==> flow/design.v <==
module Final_AXI_to_APB_Bridge #(
    parameter AXI_ADDR_WIDTH    = 32,
    parameter AXI_DATA_WIDTH    = 32,
    parameter AXI_MAX_BURST_LEN = 8,
    parameter AXI_BURST_WIDTH   = 2,
    parameter AXI_SIZE_WIDTH    = 3,
    parameter APB_ADDR_WIDTH    = 32,
    parameter APB_DATA_WIDTH    = 32
)(
    input  [AXI_ADDR_WIDTH-1:0]    AWADDR,
    input  [AXI_BURST_WIDTH-1:0]   AWBURST,
    input  [AXI_MAX_BURST_LEN-1:0] AWLEN,
    input                          AWVALID,
    output                         AWREADY,
    input  [AXI_ADDR_WIDTH-1:0]    ARADDR,
    input  [AXI_BURST_WIDTH-1:0]   ARBURST,
    input  [AXI_MAX_BURST_LEN-1:0] ARLEN,
    input                          ARVALID,
    output                         ARREADY,
    input  [AXI_DATA_WIDTH-1:0]    WDATA,
    input                          WVALID,
    input                          WLAST,
    input  [AXI_DATA_WIDTH/8-1:0]  WSTRB,
    output                         WREADY,
    output [AXI_DATA_WIDTH-1:0]    RDATA,
    output [1:0]                   RRESP,
    output                         RVALID,
    output                         RLAST,
    input                          RREADY,
    output [1:0]                   BRESP,
    output                         BVALID,
    input                          BREADY,
    input                          ACLK,
    input                          ARESETn,
    output [APB_ADDR_WIDTH-1:0]    PADDR,
    output                         PWRITE,
    output                         PSEL1,
    output                         PSEL2,
    output                         PSEL3,
    output                         PSEL4,
    output                         PENABLE,
    output [APB_DATA_WIDTH-1:0]    PWDATA,
    input  [APB_DATA_WIDTH-1:0]    PRDATA,
    input                          PREADY
);
    localparam [12:0] IDLE_WRITE        = 13'b0000000000001;
    localparam [12:0] READ_SETUP_M      = 13'b0000000000010;
    localparam [12:0] READ_SETUP_S      = 13'b0000000000100;
    localparam [12:0] READ_ACCESS_S     = 13'b0000000001000;
    localparam [12:0] READ_PREACCESS_M  = 13'b0000000010000;
    localparam [12:0] READ_ACCESS_M     = 13'b0000000100000;
    localparam [12:0] WRITE_SETUP_M     = 13'b0000001000000;
    localparam [12:0] WRITE_PREACCESS_M = 13'b0000010000000;
    localparam [12:0] WRITE_ACCESS_M    = 13'b0000100000000;
    localparam [12:0] WRITE_TERMINATE   = 13'b0001000000000;
    localparam [12:0] WRITE_SETUP_S     = 13'b0010000000000;
    localparam [12:0] WRITE_ACCESS_S    = 13'b0100000000000;
    localparam [12:0] IDLE_READ         = 13'b1000000000000;
    localparam READ_PRIORITY  = 1'b0;
    localparam WRITE_PRIORITY = 1'b1;
    reg  [12:0] current_state_write, next_state_write;
    reg  [12:0] current_state_read,  next_state_read;
    reg         current_arbiter_state, next_arbiter_state;
    reg  [AXI_MAX_BURST_LEN:0] Length_Of_Burst_Subordinate_write, Length_Of_Burst_Subordinate_write_next;
    reg  [AXI_MAX_BURST_LEN:0] Length_Of_Burst_Manager_write,     Length_Of_Burst_Manager_write_next;
    reg  [AXI_ADDR_WIDTH-1:0]  Address_Hold_Reg_write,            Address_Hold_Reg_write_next;
    reg  [AXI_ADDR_WIDTH-1:0]  Memory_Aligner_write,              Memory_Aligner_write_next;
    reg  [AXI_DATA_WIDTH-1:0]  write_buf;         
    reg  [APB_DATA_WIDTH-1:0]  pwdata_q, pwdata_c;
    reg                        wen_q, wen_c;      
    reg  [AXI_MAX_BURST_LEN:0] Length_Of_Burst_Subordinate_read, Length_Of_Burst_Subordinate_read_next;
    reg  [AXI_MAX_BURST_LEN:0] Length_Of_Burst_Manager_read,     Length_Of_Burst_Manager_read_next;
    reg  [AXI_ADDR_WIDTH-1:0]  Address_Hold_Reg_read,            Address_Hold_Reg_read_next;
    reg  [APB_DATA_WIDTH-1:0]  read_buf;          
    reg  [AXI_DATA_WIDTH-1:0]  rdata_q, rdata_c;
    reg                        ren_q, ren_c;      
    reg                        last_q, last_c;
    always @(*) begin
        next_arbiter_state = current_arbiter_state;
        case (current_arbiter_state)
            WRITE_PRIORITY: if (AWVALID && !ARVALID) next_arbiter_state = READ_PRIORITY;
            READ_PRIORITY:  if (ARVALID && !AWVALID) next_arbiter_state = WRITE_PRIORITY;
        endcase
    end
    wire addr_conflict = (AWADDR == ARADDR) ||
                         ((AWADDR <= 50) && (ARADDR <= 50)) ||
                         ((AWADDR >= 51) && (ARADDR >= 51) && (AWADDR <= 10) && (ARADDR <= 100)) ||
                         ((AWADDR >= 101) && (ARADDR >= 101) && (AWADDR <= 150) && (ARADDR <= 150)) ||
                         ((AWADDR >= 151) && (ARADDR >= 151) && (AWADDR <= 200) && (ARADDR <= 200));
    always @(posedge ACLK or negedge ARESETn) begin
        if (!ARESETn) begin
            current_arbiter_state             <= WRITE_PRIORITY;
            current_state_write               <= IDLE_WRITE;
            current_state_read                <= IDLE_READ;
            Length_Of_Burst_Manager_read      <= 0;
            Length_Of_Burst_Subordinate_read  <= 0;
            Length_Of_Burst_Manager_write     <= 0;
            Length_Of_Burst_Subordinate_write <= 0;
            Address_Hold_Reg_write            <= 0;
            Address_Hold_Reg_read             <= 0;
            Memory_Aligner_write              <= 0;
            wen_q                             <= 1'b0;
            ren_q                             <= 1'b0;
            last_q                            <= 1'b0;
        end else begin
            current_arbiter_state <= next_arbiter_state;
            if (current_arbiter_state == WRITE_PRIORITY && addr_conflict)
                current_state_write <= IDLE_WRITE;
            else
                current_state_write <= next_state_write;
            current_state_read                <= next_state_read;
            Length_Of_Burst_Manager_read      <= Length_Of_Burst_Manager_read_next;
            Length_Of_Burst_Subordinate_read  <= Length_Of_Burst_Subordinate_read_next;
            Length_Of_Burst_Manager_write     <= Length_Of_Burst_Manager_write_next;
            Length_Of_Burst_Subordinate_write <= Length_Of_Burst_Subordinate_write_next;
            Address_Hold_Reg_write            <= Address_Hold_Reg_write_next;
            Address_Hold_Reg_read             <= Address_Hold_Reg_read_next;
            Memory_Aligner_write              <= Memory_Aligner_write_next;
            wen_q                             <= wen_c;
            ren_q                             <= ren_c;
            last_q                            <= last_c;
        end
    end
    always @(posedge ACLK) begin
        pwdata_q <= pwdata_c;
        rdata_q  <= rdata_c;
        if (current_state_write == WRITE_ACCESS_M && Length_Of_Burst_Manager_write != 0)
            write_buf <= WDATA;
        if (current_state_read == READ_ACCESS_S && Length_Of_Burst_Subordinate_read != 0)
            read_buf <= PRDATA;
    end
    always @(*) begin
        next_state_write                       = current_state_write;
        Address_Hold_Reg_write_next            = Address_Hold_Reg_write;
        Length_Of_Burst_Manager_write_next     = Length_Of_Burst_Manager_write;
        Length_Of_Burst_Subordinate_write_next = Length_Of_Burst_Subordinate_write;
        Memory_Aligner_write_next              = Memory_Aligner_write;
        pwdata_c                               = pwdata_q;
        wen_c                                  = wen_q;
        case (current_state_write)
            IDLE_WRITE: begin
                pwdata_c                               = 0;
                wen_c                                  = 1'b0;
                Address_Hold_Reg_write_next            = 0;
                Length_Of_Burst_Manager_write_next     = 0;
                Length_Of_Burst_Subordinate_write_next = 0;
                Memory_Aligner_write_next              = 0;
                next_state_write = AWVALID ? WRITE_SETUP_M : IDLE_WRITE;
            end
            WRITE_SETUP_M: begin
                if (AWVALID) begin
                    Address_Hold_Reg_write_next            = AWADDR;
                    Length_Of_Burst_Subordinate_write_next = AWLEN + 1;
                    Length_Of_Burst_Manager_write_next     = AWLEN + 1;
                    Memory_Aligner_write_next              = AWADDR;
                    next_state_write = WRITE_PREACCESS_M;
                end else
                    next_state_write = IDLE_WRITE;
            end
            WRITE_PREACCESS_M: begin
                next_state_write = WVALID ? WRITE_ACCESS_M : WRITE_PREACCESS_M;
            end
            WRITE_ACCESS_M: begin
                if (Length_Of_Burst_Manager_write != 0) begin
                    if (WLAST || Length_Of_Burst_Manager_write == 1)
                        next_state_write = WRITE_TERMINATE;
                    else
                        next_state_write = WRITE_SETUP_S;
                    case (AWBURST)
                        2'b00: Address_Hold_Reg_write_next = AWADDR;
                        2'b01: Address_Hold_Reg_write_next = Address_Hold_Reg_write + 4;
                        2'b10: begin
                            Address_Hold_Reg_write_next = Address_Hold_Reg_write + 4;
                            if (Address_Hold_Reg_write >= AWADDR + AWLEN*4)
                                Address_Hold_Reg_write_next = AWADDR;
                        end
                        default: Address_Hold_Reg_write_next = AWADDR;
                    endcase
                    Length_Of_Burst_Manager_write_next = Length_Of_Burst_Manager_write - 1;
                end else
                    next_state_write = WRITE_TERMINATE;
            end
            WRITE_TERMINATE: begin
                next_state_write = BREADY ? WRITE_SETUP_S : WRITE_TERMINATE;
            end
            WRITE_SETUP_S: begin
                next_state_write = WRITE_ACCESS_S;
                pwdata_c         = write_buf;
                wen_c            = 1'b1;
            end
            WRITE_ACCESS_S: begin
                if (PREADY && Length_Of_Burst_Subordinate_write != 0) begin
                    if (Length_Of_Burst_Subordinate_write == 1)
                        next_state_write = IDLE_WRITE;
                    else
                        next_state_write = WRITE_ACCESS_M;
                    case (AWBURST)
                        2'b01: Memory_Aligner_write_next = Memory_Aligner_write + 4;
                        2'b10: begin
                            Memory_Aligner_write_next = Memory_Aligner_write + 4;
                            if (Memory_Aligner_write >= AWADDR + AWLEN*2)
                                Memory_Aligner_write_next = AWADDR;
                        end
                        default: Memory_Aligner_write_next = Memory_Aligner_write;
                    endcase
                    Length_Of_Burst_Subordinate_write_next = Length_Of_Burst_Subordinate_write - 1;
                end
            end
            default: next_state_write = IDLE_WRITE;
        endcase
    end
    always @(*) begin
        next_state_read                       = current_state_read;
        Address_Hold_Reg_read_next            = Address_Hold_Reg_read;
        Length_Of_Burst_Subordinate_read_next = Length_Of_Burst_Subordinate_read;
        Length_Of_Burst_Manager_read_next     = Length_Of_Burst_Manager_read;
        rdata_c                               = rdata_q;
        ren_c                                 = ren_q;
        last_c                                = last_q;
        case (current_state_read)
            IDLE_READ: begin
                rdata_c                               = 0;
                ren_c                                 = ARVALID;
                last_c                                = 1'b0;
                Address_Hold_Reg_read_next            = 0;
                Length_Of_Burst_Subordinate_read_next = 0;
                Length_Of_Burst_Manager_read_next     = 0;
                next_state_read = ARVALID ? READ_SETUP_M : IDLE_READ;
            end
            READ_SETUP_M: begin
                if (ARVALID) begin
                    Address_Hold_Reg_read_next            = ARADDR;
                    Length_Of_Burst_Subordinate_read_next = ARLEN + 1;
                    Length_Of_Burst_Manager_read_next     = ARLEN + 1;
                    next_state_read = READ_SETUP_S;
                end else
                    next_state_read = IDLE_READ;
            end
            READ_SETUP_S: begin
                next_state_read = PREADY ? READ_ACCESS_S : READ_SETUP_S;
            end
            READ_ACCESS_S: begin
                if (Length_Of_Burst_Subordinate_read != 0) begin
                    case (ARBURST)
                        2'b01: Address_Hold_Reg_read_next = Address_Hold_Reg_read + 4;
                        2'b10: begin
                            Address_Hold_Reg_read_next = Address_Hold_Reg_read + 4;
                            if (Address_Hold_Reg_read >= ARADDR + ARLEN*2)
                                Address_Hold_Reg_read_next = ARADDR;
                        end
                        default: Address_Hold_Reg_read_next = Address_Hold_Reg_read;
                    endcase
                    Length_Of_Burst_Subordinate_read_next = Length_Of_Burst_Subordinate_read - 1;
                    next_state_read = READ_PREACCESS_M;
                end else
                    next_state_read = READ_ACCESS_M;
            end
            READ_PREACCESS_M: begin
                next_state_read = RREADY ? READ_ACCESS_M : READ_PREACCESS_M;
            end
            READ_ACCESS_M: begin
                if (Length_Of_Burst_Manager_read != 0) begin
                    if (Length_Of_Burst_Manager_read == 1) begin
                        last_c          = 1'b1;
                        next_state_read = IDLE_READ;
                    end else
                        next_state_read = READ_ACCESS_S;
                    rdata_c = read_buf;
                    Length_Of_Burst_Manager_read_next = Length_Of_Burst_Manager_read - 1;
                end else
                    next_state_read = IDLE_READ;
            end
            default: next_state_read = IDLE_READ;
        endcase
    end
    wire apb_active = (current_state_read  == READ_SETUP_S)  ||
                      (current_state_read  == READ_ACCESS_M) ||
                      (current_state_read  == READ_ACCESS_S) ||
                      (current_state_write == WRITE_SETUP_S) ||
                      (current_state_write == WRITE_ACCESS_S);
    wire sel_on = !last_c && apb_active;
    wire write_apb = (current_state_write == WRITE_ACCESS_S) || (current_state_write == WRITE_SETUP_S);
    assign ARREADY = (current_state_read == READ_SETUP_M);
    assign PADDR   = ((wen_c || (ren_c && write_apb)) && (current_state_read != READ_ACCESS_M)) ?
                     Memory_Aligner_write : Address_Hold_Reg_read;
    assign PSEL1   = sel_on && ((Address_Hold_Reg_write <= 50) || (Address_Hold_Reg_read <= 50));
    assign PSEL2   = sel_on && ((Address_Hold_Reg_write >= 51  && Address_Hold_Reg_write <= 100) ||
                                (Address_Hold_Reg_read  >= 51  && Address_Hold_Reg_read  <= 100));
    assign PSEL3   = sel_on && ((Address_Hold_Reg_write >= 101 && Address_Hold_Reg_write <= 150) ||
                                (Address_Hold_Reg_read  >= 101 && Address_Hold_Reg_read  <= 150));
    assign PSEL4   = sel_on && ((Address_Hold_Reg_write >= 151 && Address_Hold_Reg_write <= 200) ||
                                (Address_Hold_Reg_read  >= 151 && Address_Hold_Reg_read  <= 200));
    assign PWRITE  = write_apb;
    assign PENABLE = (current_state_read == READ_ACCESS_S) || (current_state_write == WRITE_ACCESS_S);
    assign PWDATA  = pwdata_c;
    assign RDATA   = rdata_c;
    assign RRESP   = last_c ? 2'd0 : 2'd1;
    assign RLAST   = (RRESP != 2'd0) && last_c && RREADY;
    assign RVALID  = (current_state_read == READ_ACCESS_M);
    assign AWREADY = (current_state_write == WRITE_SETUP_M);
    assign WREADY  = (current_state_write == WRITE_ACCESS_M);
    assign BVALID  = (current_state_write == WRITE_TERMINATE);
    assign BRESP   = (current_state_write == WRITE_TERMINATE) ? 2'd0 : 2'd1;
endmodule
# Step by step through the tools: Final_AXI_to_APB_Bridge
# Module Final_AXI_to_APB_Bridge before and after one edit of its RTL, step after step.
# Lines under "orig" count in the file above, lines under "edited" in the edited file.
# "change": "edited" minus "orig" as printed here. "rel_change_pct": 100 x difference / "orig".
# Cell names lack the library's common part.
# Not given: --
[design]
top = "Final_AXI_to_APB_Bridge"
clock_port = "ACLK"
lib = "sky130hd"
corner = "tt_025C_1v80"

# Edit of the RTL
# Unified diff, file above to edited file.
# A script made this edit. It changes what the design does and was not meant as an optimisation.
# begin of diff
@@ -33,5 +33,5 @@
     input                          ACLK,
     input                          ARESETn,
-    output [APB_ADDR_WIDTH-1:0]    PADDR,
+    output [APB_ADDR_WIDTH-1:0]    PADDR_pin,
     output                         PWRITE,
     output                         PSEL1,
@@ -44,4 +44,8 @@
     input                          PREADY
 );
+    wire [APB_ADDR_WIDTH-1:0] PADDR;
+    reg [APB_ADDR_WIDTH-1:0] PADDR_p1;
+    always @(posedge ACLK) PADDR_p1 <= PADDR;
+    assign PADDR_pin = PADDR_p1;
     localparam [12:0] IDLE_WRITE        = 13'b0000000000001;
     localparam [12:0] READ_SETUP_M      = 13'b0000000000010;
# end of diff

# Elaborated design
# Yosys after proc, flatten, opt, wreduce and memory -nomap, before mapping. Memory bits, and registers merged into a memory's read port (data or address), are not among the register bits. Print and check cells are not counted. Equal cells are merged and count once.
[op_classes]
columns = ["item", "orig", "edited", "change", "rel_change_pct"]
rows = [
  ["addsub", 12, 12, 0, 0.00],
  ["mul", 0, 0, 0, "--"],
  ["div_mod_pow", 0, 0, 0, "--"],
  ["n_cmp", 31, 31, 0, 0.00],
  ["equal", 31, 31, 0, 0.00],
  ["shifts", 0, 0, 0, "--"],
  ["muxes", 56, 56, 0, 0.00],
  ["logic", 1, 1, 0, 0.00],
  ["reduce_and_logical", 65, 65, 0, 0.00],
]
# Operator kinds equal on both sides are left out: 57.
[bits]
columns = ["item", "orig", "edited", "change", "rel_change_pct"]
rows = [
  ["reg_bits", 290, 322, 32, 11.03],
  ["latch_bits", 0, 0, 0, "--"],
  ["mem_bits_rw", 0, 0, 0, "--"],
  ["mem_bits_ro", 0, 0, 0, "--"],
  ["clocked_rd_ports_x_width", 0, 0, 0, "--"],
  ["mem_count", 0, 0, 0, "--"],
  ["inputBits", 161, 161, 0, 0.00],
  ["elab_cells", 213, 214, 1, 0.47],
]

# Depth
# Depth = most cells in a row (Yosys ltp): at word level without a register or memory, in the mapped netlist without a sequential cell, where the memories' decode and read muxes count.
[depth]
columns = ["item", "orig", "edited", "change", "rel_change_pct"]
rows = [
  ["depth_word", 9, 9, 0, 0.00],
  ["abc_area", "0", "0", "--", "--"],
  ["mapped_depth", 21, 22, 1, 4.76],
  ["depth_no_buf", 19, 19, 0, 0.00],
]

# After synthesis
# Source: synth_stat.txt of the flow (Yosys; design flattened, memories mapped). It holds for the ABC_AREA given above (unset counts as 0); a run with the other value may have another netlist.
[types]
columns = ["cell_type", "orig", "edited", "change", "rel_change_pct"]
rows = [
  ["dfxtp_1", 64, 96, 32, 50.00],
  ["o21ai_0", 97, 121, 24, 24.74],
  ["nor4_1", 37, 54, 17, 45.95],
  ["xnor2_1", 81, 65, -16, -19.75],
  ["a221o_1", 59, 44, -15, -25.42],
  ["nor2_1", 128, 114, -14, -10.94],
  ["nor3_1", 76, 62, -14, -18.42],
  ["a21o_1", 36, 24, -12, -33.33],
  ["nand2_1", 228, 217, -11, -4.82],
  ["a41o_1", 11, 0, -11, -100.00],
  ["a221oi_1", 15, 5, -10, -66.67],
  ["a31oi_1", 10, 19, 9, 90.00],
  ["a21oi_1", 108, 116, 8, 7.41],
  ["and3_1", 33, 41, 8, 24.24],
  ["and2_1", 16, 8, -8, -50.00],
  ["o311ai_1", 8, 0, -8, -100.00],
  ["a211o_1", 6, 14, 8, 133.33],
  ["o221ai_1", 25, 18, -7, -28.00],
]
# Cell types equal on both sides are left out: 17.
# Not every row of either side is listed.
[synth_totals]
columns = ["item", "orig", "edited", "change", "rel_change_pct"]
rows = [
  ["cells", 2112, 2132, 20, 0.95],
  ["synth_area_um2", 19040.8, 19587.5, 546.7, 2.87],
  ["sequential_area_um2", 6935.4, 7576.0, 640.6, 9.24],
  ["ffs", 277, 309, 32, 11.55],
  ["buf_cells", 127, 127, 0, 0.00],
]

# Path before layout
# Source: OpenSTA report_checks on the synthesized netlist (no wires, ideal clock, input and output delay 20% of the period each), path of least setup slack; recovery checks are left aside. Register names are those of the netlist, which keeps one name where synthesis merged equal registers.
[synth_timing]
columns = ["item", "orig", "edited", "change", "rel_change_pct"]
rows = [
  ["path_type", "in2reg", "in2reg", "--", "--"],
  ["from", "input port ARADDR[1]", "input port AWADDR[2]", "--", "--"],
  ["to", "register Address_Hold_Reg_read[23]", "register Address_Hold_Reg_write[15]", "--", "--"],
  ["period_ns", 6.0, 6.0, 0.0, 0.00],
  ["in_delay_ns", 1.200, 1.200, 0.000, 0.00],
  ["setup_ns", 0.064, 0.124, 0.060, "--"],
  ["t_first_pin_ns", 1.200, 1.200, 0.000, 0.00],
  ["t_arrival_ns", 5.111, 5.299, 0.188, 3.68],
  ["slack_ns", 0.825, 0.577, -0.248, "--"],
  ["path_delay_ns", 3.975, 4.223, 0.248, 6.24],
  ["path_stages", 21, 21, 0, 0.00],
  ["n_path_buf", 2, 2, 0, 0.00],
  ["synth_period_reached_ns", 5.175, 5.423, 0.248, 4.79],
]
# "path_delay_ns" is the arrival time less input delay plus setup time.
# "path_stages": output pins that drive a net of the path, with the launching flip-flop's if there is one; two outputs of one cell count as two.
# "synth_period_reached_ns" is the clock period less the worst setup slack; recovery checks do not enter. This is arithmetic on one report: input and output delays are still those of the set period (20% each).
# The rows between start and end are the longest chain of elaborated cells between them; the timing report does not say that the signal goes this way. Where chains are equally long, one stands for them.
# A line is the first line of the expression or statement that the cell stems from. Yosys adds cells for indexed reads and writes and turns some case tables into memories.
[synth_via_orig]
path_cell_list = "ha_1 > fa_1 > a21o_1 > a21oi_1 > o21bai_1 > a21oi_1 > o21ai_0 > and2_1 > clkbuf_1 > nand2_1 > xor2_1 > ha_1 > a21o_1 > a21o_1 > a221oi_1 > o32ai_1 > a211oi_2 > nand2_1 > buf_2 > o311ai_1 > a21o_1"
elab_chain_len = 6
cone_cells = 6
classes_between = "add/sub (1); compare (1); mux (4)"
[synth_lines_orig]
columns = ["item", "line_no", "rtl"]
rows = [
  ["from (decl)", 15, "input  [AXI_ADDR_WIDTH-1:0]    ARADDR,"],
  ["32-bit by 9-bit adder with 32-bit output", 248, "if (Address_Hold_Reg_read >= ARADDR + ARLEN*2)"],
  ["32-bit greater-or-equal comparator", 248, ""],
  ["32-bit two-way mux", 248, ""],
  ["32-bit case mux with 2-bit select", 244, "case (ARBURST)"],
  ["32-bit two-way mux", 243, "if (Length_Of_Burst_Subordinate_read != 0) begin"],
  ["32-bit case mux with 3-bit select", 220, "case (current_state_read)"],
  ["to (assign)", 100, "Address_Hold_Reg_read             <= 0;"],
  ["to (assign)", 117, "Address_Hold_Reg_read             <= Address_Hold_Reg_read_next;"],
  ["to (decl)", 73, "reg  [AXI_ADDR_WIDTH-1:0]  Address_Hold_Reg_read,            Address_Hold_Reg_read_next;"],
]
[synth_via_edited]
path_cell_list = "ha_1 > fa_1 > a21o_1 > a21oi_1 > nor2b_1 > o21a_1 > o41a_1 > nor2b_1 > clkbuf_1 > nand4_1 > xor2_1 > ha_1 > nand4_1 > nor4_1 > inv_1 > nor3_1 > nand2_1 > a21oi_2 > buf_2 > a21oi_1 > a211o_1"
elab_chain_len = 6
cone_cells = 6
classes_between = "add/sub (1); compare (1); mux (4)"
[synth_lines_edited]
columns = ["item", "line_no", "rtl"]
rows = [
  ["from (decl)", 10, "input  [AXI_ADDR_WIDTH-1:0]    AWADDR,"],
  ["32-bit by 10-bit adder with 32-bit output", 178, "if (Address_Hold_Reg_write >= AWADDR + AWLEN*4)"],
  ["32-bit greater-or-equal comparator", 178, ""],
  ["32-bit two-way mux", 178, ""],
  ["32-bit case mux with 2-bit select", 173, "case (AWBURST)"],
  ["32-bit two-way mux", 168, "if (Length_Of_Burst_Manager_write != 0) begin"],
  ["32-bit case mux with 3-bit select", 144, "case (current_state_write)"],
  ["to (assign)", 103, "Address_Hold_Reg_write            <= 0;"],
  ["to (assign)", 120, "Address_Hold_Reg_write            <= Address_Hold_Reg_write_next;"],
  ["to (decl)", 70, "reg  [AXI_ADDR_WIDTH-1:0]  Address_Hold_Reg_write,            Address_Hold_Reg_write_next;"],
]

# Worst path after layout
# Path of least setup slack in the final report of the runs of set A (OpenROAD, finished layout, wires in). Where an end is a register, its clock arrival counts in the times.
[layout_timing]
columns = ["item", "orig", "edited", "change", "rel_change_pct"]
rows = [
  ["path_type", "in2reg", "in2reg", "--", "--"],
  ["from", "input port AWADDR[2]", "input port AWADDR[2]", "--", "--"],
  ["to", "register Address_Hold_Reg_write[1]", "register Address_Hold_Reg_write[18]", "--", "--"],
  ["period_ns", 6.0, 6.0, 0.0, 0.00],
  ["in_delay_ns", 1.20, 1.20, 0.00, 0.00],
  ["setup_ns", 0.12, 0.12, 0.00, "--"],
  ["t_first_pin_ns", 1.20, 1.20, 0.00, 0.00],
  ["t_arrival_ns", 6.14, 6.24, 0.10, 1.63],
  ["slack_ns", 0.35, 0.20, -0.15, "--"],
  ["path_stages", 22, 22, 0, 0.00],
  ["n_path_buf", 4, 4, 0, 0.00],
]
# The rows between start and end are the longest chain of elaborated cells between them; the timing report does not say that the signal goes this way. Where chains are equally long, one stands for them.
[layout_via_orig]
path_cell_list = "clkdlybuf4s50_1 > ha_1 > fa_1 > a21o_1 > a21oi_1 > o21bai_1 > a21oi_1 > o21ai_1 > buf_4 > nand2_1 > buf_4 > nor2_1 > xnor2_1 > ha_1 > a2111oi_0 > o21ai_0 > o2111ai_1 > nand2_1 > o41ai_1 > buf_4 > o21ai_0 > o41ai_1"
elab_chain_len = 6
cone_cells = 6
classes_between = "add/sub (1); compare (1); mux (4)"
[layout_lines_orig]
columns = ["item", "line_no", "rtl"]
rows = [
  ["from (decl)", 10, "input  [AXI_ADDR_WIDTH-1:0]    AWADDR,"],
  ["32-bit by 10-bit adder with 32-bit output", 174, "if (Address_Hold_Reg_write >= AWADDR + AWLEN*4)"],
  ["32-bit greater-or-equal comparator", 174, ""],
  ["32-bit two-way mux", 174, ""],
  ["32-bit case mux with 2-bit select", 169, "case (AWBURST)"],
  ["32-bit two-way mux", 164, "if (Length_Of_Burst_Manager_write != 0) begin"],
  ["32-bit case mux with 3-bit select", 140, "case (current_state_write)"],
  ["to (assign)", 99, "Address_Hold_Reg_write            <= 0;"],
  ["to (assign)", 116, "Address_Hold_Reg_write            <= Address_Hold_Reg_write_next;"],
  ["to (decl)", 66, "reg  [AXI_ADDR_WIDTH-1:0]  Address_Hold_Reg_write,            Address_Hold_Reg_write_next;"],
]
[layout_via_edited]
path_cell_list = "clkdlybuf4s50_1 > ha_1 > fa_1 > a21o_1 > a21oi_1 > nor2b_1 > o21a_1 > o41a_1 > nor2b_1 > nand4_1 > xor2_1 > ha_1 > nand4_1 > nor4_1 > buf_4 > a221oi_1 > o211ai_1 > buf_4 > nor3_1 > a211oi_2 > buf_4 > a221o_1"
elab_chain_len = 6
cone_cells = 6
classes_between = "add/sub (1); compare (1); mux (4)"
[layout_lines_edited]
columns = ["item", "line_no", "rtl"]
rows = [
  ["from (decl)", 10, "input  [AXI_ADDR_WIDTH-1:0]    AWADDR,"],
  ["32-bit by 10-bit adder with 32-bit output", 178, "if (Address_Hold_Reg_write >= AWADDR + AWLEN*4)"],
  ["32-bit greater-or-equal comparator", 178, ""],
  ["32-bit two-way mux", 178, ""],
  ["32-bit case mux with 2-bit select", 173, "case (AWBURST)"],
  ["32-bit two-way mux", 168, "if (Length_Of_Burst_Manager_write != 0) begin"],
  ["32-bit case mux with 3-bit select", 144, "case (current_state_write)"],
  ["to (assign)", 103, "Address_Hold_Reg_write            <= 0;"],
  ["to (assign)", 120, "Address_Hold_Reg_write            <= Address_Hold_Reg_write_next;"],
  ["to (decl)", 70, "reg  [AXI_ADDR_WIDTH-1:0]  Address_Hold_Reg_write,            Address_Hold_Reg_write_next;"],
]

# Layout results
# Both versions went through the flow (Yosys, OpenROAD) with the same settings in each pair. Constraints: input delay and output delay 20% of the set period each, output load 0.01 pF.
[flow_settings_set_A]
CORE_UTILIZATION = 40
PLACE_DENSITY = 0.6
period_ns = 6.0
CAP_MARGIN = 20
CORE_MARGIN = 2
SLEW_MARGIN = 20
[results_set_A]
columns = ["item", "orig", "edited", "change", "rel_change_pct"]
rows = [
  ["post_synth_area_um2", 19040.8, 19587.5, 546.7, 2.87],
  ["total_die_area_um2", 49364.0, 50755.6, 1391.6, 2.82],
  ["final_cell_area_um2", 24038.1, 25000.2, 962.1, 4.00],
  ["finalUtil_pct", 51.4, 51.4, 0.0, "--"],
  ["worstSetupSlack_ns", 0.352, 0.204, -0.148, "--"],
  ["setup_tns_ns", 0.000, 0.000, 0.000, "--"],
  ["fin_hold_ws_ns", 0.468, 0.466, -0.002, "--"],
  ["design_power_uw", 10019, 10425, 406, 4.05],
  ["achievedPeriod_ns", 5.648, 5.796, 0.148, 2.62],
]
[flow_settings_set_B]
CELL_PAD_IN_SITES_DETAIL_PLACEMENT = 1
CELL_PAD_IN_SITES_GLOBAL_PLACEMENT = 1
CORE_MARGIN = 6
CORE_UTILIZATION = 18
CTS_CLUSTER_SIZE = 42
GPL_ROUTABILITY_DRIVEN = 1
HOLD_SLACK_MARGIN = 0.24
MAX_ROUTING_LAYER = "met5"
MIN_ROUTING_LAYER = "met2"
SETUP_SLACK_MARGIN = 0.86
SLEW_MARGIN = 25
period_ns = 4.66
CAP_MARGIN = 20
[results_set_B]
columns = ["item", "orig", "edited", "change", "rel_change_pct"]
rows = [
  ["post_synth_area_um2", 19040.8, 19587.5, 546.7, 2.87],
  ["total_die_area_um2", 113731.0, 116882.0, 3151.0, 2.77],
  ["final_cell_area_um2", 29445.7, 30276.5, 830.8, 2.82],
  ["finalUtil_pct", 28.2, 28.2, 0.0, "--"],
  ["worstSetupSlack_ns", 0.145, -0.165, -0.310, "--"],
  ["setup_tns_ns", 0.000, -5.010, -5.010, "--"],
  ["design_power_uw", 15405, 16233, 828, 5.37],
  ["achievedPeriod_ns", 4.515, 4.825, 0.310, 6.87],
]
# "achievedPeriod_ns" means the clock period less the worst setup slack. The figure is calculated, with input and output delays left at 20% of the set period.
# "design_power_uw" rests on the timing tool's default activity at the inputs, not on a simulated workload.
